==> flow/design.v <==
module alu #(
	parameter DATA_WIDTH = 32,
	parameter INST_WIDTH = 4
)(
	input                   i_clk,
	input                   i_rst_n,
	input  [DATA_WIDTH-1:0] i_data_a,
	input  [DATA_WIDTH-1:0] i_data_b,
	input  [INST_WIDTH-1:0] i_inst,
	input                   i_valid,
	output [DATA_WIDTH-1:0] o_data,
	output                  o_overflow,
	output                  o_valid
);
	reg [DATA_WIDTH - 1:0] o_data_r, o_data_w;
	reg o_overflow_r, o_overflow_w;
	reg o_valid_r, o_valid_w;
	reg [2 * DATA_WIDTH - 1:0] o_mul_temp;
	integer i;
	assign o_data = o_data_r;
	assign o_overflow = o_overflow_r;
	assign o_valid = o_valid_r;
	always @(*) begin
		if (i_valid) begin
			case (i_inst)
				4'd0: begin
					o_data_w = i_data_a + i_data_b;
					if (i_data_a[DATA_WIDTH - 1] && i_data_b[DATA_WIDTH - 1] && ~o_data_w[DATA_WIDTH - 1]) begin
						o_overflow_w = 1;
					end
					else if (~i_data_a[DATA_WIDTH - 1] && ~i_data_b[DATA_WIDTH - 1] && o_data_w[DATA_WIDTH - 1]) begin
						o_overflow_w = 1;
					end
					else begin
						o_overflow_w = 0;
					end
					o_valid_w = 1;
				end
				4'd1: begin
					o_data_w = i_data_a - i_data_b;
					if (~i_data_a[DATA_WIDTH - 1] && i_data_b[DATA_WIDTH - 1] && o_data_w[DATA_WIDTH - 1]) begin
						o_overflow_w = 1;
					end
					else if (i_data_a[DATA_WIDTH - 1] && ~i_data_b[DATA_WIDTH - 1] && ~o_data_w[DATA_WIDTH - 1]) begin
						o_overflow_w = 1;
					end
					else begin
						o_overflow_w = 0;
					end
					o_valid_w = 1;
				end
				4'd2: begin
					o_data_w = i_data_a * i_data_b;
					if ((i_data_a[DATA_WIDTH - 1] == i_data_b[DATA_WIDTH - 1]) && o_data_w[DATA_WIDTH - 1]) begin
						o_overflow_w = 1;
					end
					else if ((i_data_a[DATA_WIDTH - 1] != i_data_b[DATA_WIDTH - 1]) && ~o_data_w[DATA_WIDTH - 1]) begin
						o_overflow_w = 1;
					end
					else begin
						o_overflow_w = 0;
					end
					o_valid_w = 1;
				end
				4'd3: begin
					if (~i_data_a[DATA_WIDTH - 1] && i_data_b[DATA_WIDTH - 1]) begin
						o_data_w = i_data_a;
					end
					else if (i_data_a[DATA_WIDTH - 1] && ~i_data_b[DATA_WIDTH - 1]) begin
						o_data_w = i_data_b;
					end
					else if (i_data_a > i_data_b) begin
						o_data_w = i_data_a;
					end
					else begin
						o_data_w = i_data_b;
					end
					o_overflow_w = 0;
					o_valid_w = 1;
				end
				4'd4: begin
					if (~i_data_a[DATA_WIDTH - 1] && i_data_b[DATA_WIDTH - 1]) begin
						o_data_w = i_data_b;
					end
					else if (i_data_a[DATA_WIDTH - 1] && ~i_data_b[DATA_WIDTH - 1]) begin
						o_data_w = i_data_a;
					end
					else if (i_data_a < i_data_b) begin
						o_data_w = i_data_a;
					end
					else begin
						o_data_w = i_data_b;
					end
					o_overflow_w = 0;
					o_valid_w = 1;
				end
				4'd5: begin
					{o_overflow_w, o_data_w} = i_data_a + i_data_b;
					o_valid_w = 1;
				end
				4'd6: begin
					o_data_w = i_data_a - i_data_b;
					if (i_data_a < i_data_b) begin
						o_overflow_w = 1;
					end
					else begin
						o_overflow_w = 0;
					end
					o_valid_w = 1;
				end
				4'd7: begin
					o_mul_temp = i_data_a * i_data_b;
					o_overflow_w = 0;
					for (i = DATA_WIDTH; i < 2 * DATA_WIDTH; i = i + 1) begin
						if (o_mul_temp[i]) begin
							o_overflow_w = 1;
						end
					end
					o_data_w = o_mul_temp[DATA_WIDTH - 1:0];
					o_valid_w = 1;
				end
				4'd8: begin
					if (i_data_a > i_data_b) begin
						o_data_w = i_data_a;
					end
					else begin
						o_data_w = i_data_b;
					end
					o_overflow_w = 0;
					o_valid_w = 1;
				end
				4'd9: begin
					if (i_data_a < i_data_b) begin
						o_data_w = i_data_a;
					end
					else begin
						o_data_w = i_data_b;
					end
					o_overflow_w = 0;
					o_valid_w = 1;
				end
				4'd10: begin
					o_data_w = i_data_a & i_data_b;
					o_overflow_w = 0;
					o_valid_w = 1;
				end
				4'd11: begin
					o_data_w = i_data_a | i_data_b;
					o_overflow_w = 0;
					o_valid_w = 1;
				end
				4'd12: begin
					o_data_w = (i_data_a & ~i_data_b) | (~i_data_a & i_data_b);
					o_overflow_w = 0;
					o_valid_w = 1;
				end
				4'd13: begin
					o_data_w = ~i_data_a;
					o_overflow_w = 0;
					o_valid_w = 1;
				end
				4'd14: begin
					for (i = 0; i < DATA_WIDTH; i = i + 1) begin
						o_data_w[i] = i_data_a[DATA_WIDTH - 1 - i];
					end
					o_overflow_w = 0;
					o_valid_w = 1;
				end
				default: begin
					o_overflow_w = 0;
					o_data_w = 0;
					o_valid_w = 1;
				end
			endcase
		end
		else begin
			o_overflow_w = 0;
			o_data_w = 0;
			o_valid_w = 0;
		end
	end
	always @(posedge i_clk or negedge i_rst_n) begin
		if (~i_rst_n) begin
			o_data_r <= 0;
			o_overflow_r <= 0;
			o_valid_r <= 0;
		end
		else begin
			o_data_r <= o_data_w;
			o_overflow_r <= o_overflow_w;
			o_valid_r <= o_valid_w;
		end
	end
endmodule
-- Tool chain data of alu
Tool output for the design above, in the order of the flow.
Line numbers count from 1 in the design file above.
Operators: Yosys type, input widths -> output width; for muxes data width and select width s.
Library cell names are shortened.
A cell with - has no value.
- top module: alu
- clock: i_clk
- standard-cell library: sky130hd
- library corner: tt_025C_1v80

-- After elaboration
Yosys after proc, flatten, opt, wreduce and memory -nomap, before mapping. Enables and synchronous resets that opt folds into registers are not counted as muxes. Memory bits, and registers merged into a memory's read port (data or address), are not among the register bits. Print and check cells are not counted.
- noted bits in registers: 34
- add/subtract/negate cells at 3
- multipliers at 2
- magnitude comparators at 2
- equality and inequality tests at 16
- noted multiplexer cells: 81
- bitwise operators at 12
- reductions and logical operators: 12
- operators with widths (cell ; count):
    $mul 32x32->64 ; 1
    $mul 32x32->32 ; 1
    $pmux 1 s14 ; 32
    $mux 32 ; 7
    $and 32x32->32 ; 3
    $or 32x32->32 ; 2
    $not 32->32 ; 2
    $mux 1 ; 41
    $add 32x32->33 ; 1
    $add 32x32->32 ; 1
    $sub 32x32->32 ; 1
    $gt 32x32->1 ; 1
    $lt 32x32->1 ; 1
    $eq 4x4->1 const B ; 7
    $eq 4x3->1 const B ; 4
    $logic_and 1x1->1 ; 10
    $eq 4x2->1 const B ; 2
    $pmux 1 s6 ; 1
    $not 1->1 ; 5
    $eq 4x1->1 const B ; 1
    $logic_not 4->1 ; 1
    $reduce_or 2->1 ; 1
    $eq 1x1->1 ; 1
    $ne 1x1->1 ; 1

-- Longest topological paths
Longest topological path by Yosys (ltp), each cell counted once; first at word level (registers and memories cut), then after technology mapping (sequential cells cut; the memories' decode and read muxes count).
- word-level depth at 35
- ABC_AREA: 0
- noted depth in mapped cells: 36
- noted depth with buffers taken out: 32

-- Synthesis result
Source: synth_stat.txt of the flow (Yosys; design flattened, memories mapped). It holds for the ABC_AREA given above (unset counts as 0); a run with the other value may have another netlist.
- cells by type (type ; count):
    fa_1 ; 898
    ha_1 ; 361
    inv_1 ; 967
    nor2_1 ; 929
    nand2_1 ; 390
    a21oi_1 ; 222
    clkbuf_1 ; 249
    dfrtp_1 ; 34
    o21ai_0 ; 159
    o221ai_1 ; 43
    xnor2_1 ; 39
    buf_1 ; 61
    a221oi_1 ; 25
    a211oi_1 ; 29
    a21o_1 ; 28
    xor2_1 ; 24
    o31ai_1 ; 27
    a31oi_1 ; 30
Not listed: further types 61, cells in them 446.
- noted mapped cells: 4961
- cell area after synthesis at 40106.0 um2
- noted sequential area: 850.8 um2
- mapped flip-flops: 34
- buffers: 318

-- Timing after synthesis
Path of least setup slack by OpenSTA after synthesis, without wires, with an ideal clock, recovery checks aside; 20% of the period is set as input and as output delay. Where synthesis merged equal registers, the netlist keeps one of their names.
- path type: input to register
- from: input i_data_b[11]
- to: register o_overflow_r
- clock period: 12.0 ns
- library setup time: 0.129 ns
- launch time at the first pin at 2.400 ns
- noted arrival: 10.240 ns
- required time: 11.871 ns
- setup slack: 1.631 ns
- delay of the path at 7.969 ns
- stages at 28
- noted buffers on the path: 3
- synthesis period reached: 10.369 ns
"delay of the path" = arrival - input delay + setup time.
"stages": output pins that drive a net of the path, with the launching flip-flop's if there is one; two outputs of one cell count as two.
"synthesis period reached" = period - worst setup slack (recovery checks aside). The figure is calculated, with input and output delays left at 20% of the set period.
Between the ends stands the longest chain of elaborated cells between them, by number of cells; it is not shown to be the way that was timed. Of several equally long chains one is given.
Each line given opens the expression or statement behind the cell; cells for indexed reads and writes are added by Yosys, which also makes memories of some case tables.
- cell sequence: clkbuf_1 inv_1 clkbuf_1 buf_1 nor2_1 fa_1 inv_1 fa_1 fa_1 fa_1 fa_1 inv_1 fa_1 fa_1 fa_1 ha_1 nand2_1 nor4_1 inv_1 or4_1 o21ai_2 a31o_4 xor2_1 or4_1 nor4_1 and4_1 and4_1 o22ai_1
- cells in the longest elaborated chain: 35
- RTL lines, path post-synthesis (what ; RTL line ; text):
    start, declared ; 8 ; input [DATA_WIDTH-1:0] i_data_b,
    $mul 32x32->64 ; 112 ; o_mul_temp = i_data_a * i_data_b;
    $mux 1 x32 ; 115 ; if (o_mul_temp[i]) begin
    $pmux 1 s6 ; 25 ; case (i_inst)
    $mux 1 ; 24 ; if (i_valid) begin
    end, assigned ; 185 ; o_overflow_r <= 0;
    end, assigned ; 190 ; o_overflow_r <= o_overflow_w;
    end, declared ; 16 ; reg o_overflow_r, o_overflow_w;

-- Path in the finished layout
Path of least setup slack in the final report of run 1 (OpenROAD, finished layout, wires in). Where an end is a register, its clock arrival counts in the times.
- path type: input to register
- from: input i_data_a[13]
- to: register o_overflow_r
- clock period: 11.8 ns
- library setup time: 0.13 ns
- launch time at the first pin at 2.36 ns
- noted arrival: 11.61 ns
- required time: 11.95 ns
- setup slack: 0.34 ns
- stages at 28
- noted buffers on the path: 3
Between the ends stands the longest chain of elaborated cells between them, by number of cells; it is not shown to be the way that was timed. Of several equally long chains one is given.
- cell sequence: clkdlybuf4s50_1 clkinv_1 buf_4 nor2_1 fa_1 inv_1 fa_1 fa_1 fa_1 inv_1 fa_1 fa_1 fa_1 fa_1 ha_1 buf_4 a21oi_1 o21a_1 o311ai_0 o21ai_1 nand2_1 a21oi_1 xnor2_1 or4_1 nor4_1 and4_1 and4_1 o22ai_1
- cells in the longest elaborated chain: 35
- RTL lines, path after layout (what ; RTL line ; text):
    start, declared ; 7 ; input [DATA_WIDTH-1:0] i_data_a,
    $mul 32x32->64 ; 112 ; o_mul_temp = i_data_a * i_data_b;
    $mux 1 x32 ; 115 ; if (o_mul_temp[i]) begin
    $pmux 1 s6 ; 25 ; case (i_inst)
    $mux 1 ; 24 ; if (i_valid) begin
    end, assigned ; 185 ; o_overflow_r <= 0;
    end, assigned ; 190 ; o_overflow_r <= o_overflow_w;
    end, declared ; 16 ; reg o_overflow_r, o_overflow_w;

Data sheet: physical implementation of alu

Flow measurements of alu on sky130hd: 3 stored runs with different settings, listed in no order. Input and output delays are each 20% of the period that was set; the output load is 0.01 pF.
"time on the worst setup path" is the time allowed to the run's worst setup path (the clock period less input and output delay, where it has them) less its slack. Clock arrival times count: a late capture clock shortens it, a late launch clock lengthens it.

Run 1
Settings were CORE_UTILIZATION = 34; period_ns = 11.8; CAP_MARGIN = 20; CORE_MARGIN = 2; SLEW_MARGIN = 20
- total negative slack: 0.000 ns
- noted the area of the standard cells in the finished layout: 44,086.0 um2
- overall die area: 120,722.0 um2
- synthesized cell area: 40,106.0 um2
- smallest setup slack at 0.339 ns
- time on the worst setup path: 9.10 ns
- class of the worst setup path: input to register
- noted the utilization: 37.5%

Run 2
Settings were CAP_MARGIN = 40; CELL_PAD_IN_SITES_GLOBAL_PLACEMENT = 0; CORE_MARGIN = 5; CORE_UTILIZATION = 64; CTS_CLUSTER_DIAMETER = 196; CTS_CLUSTER_SIZE = 95; GPL_TIMING_DRIVEN = 0; HOLD_SLACK_MARGIN = -0.08; PLACE_DENSITY_LB_ADDON = 0.23; SLEW_MARGIN = 5; TNS_END_PERCENT = 25; period_ns = 12.9
- total negative slack: -0.331 ns
- noted the area of the standard cells in the finished layout: 43,753.2 um2
- overall die area: 67,771.7 um2
- synthesized cell area: 40,106.0 um2
- smallest setup slack at -0.331 ns
- time on the worst setup path: 10.65 ns
- class of the worst setup path: input to register
- noted the utilization: 70.6%

Run 3
Settings were CORE_UTILIZATION = 40; period_ns = 13.1; CAP_MARGIN = 20; CORE_MARGIN = 2; SLEW_MARGIN = 20
- total negative slack: 0.000 ns
- noted the area of the standard cells in the finished layout: 43,280.3 um2
- overall die area: 102,813.0 um2
- synthesized cell area: 40,106.0 um2
- smallest setup slack at 0.883 ns
- time on the worst setup path: 9.60 ns
- class of the worst setup path: input to register
- noted the utilization: 43.4%
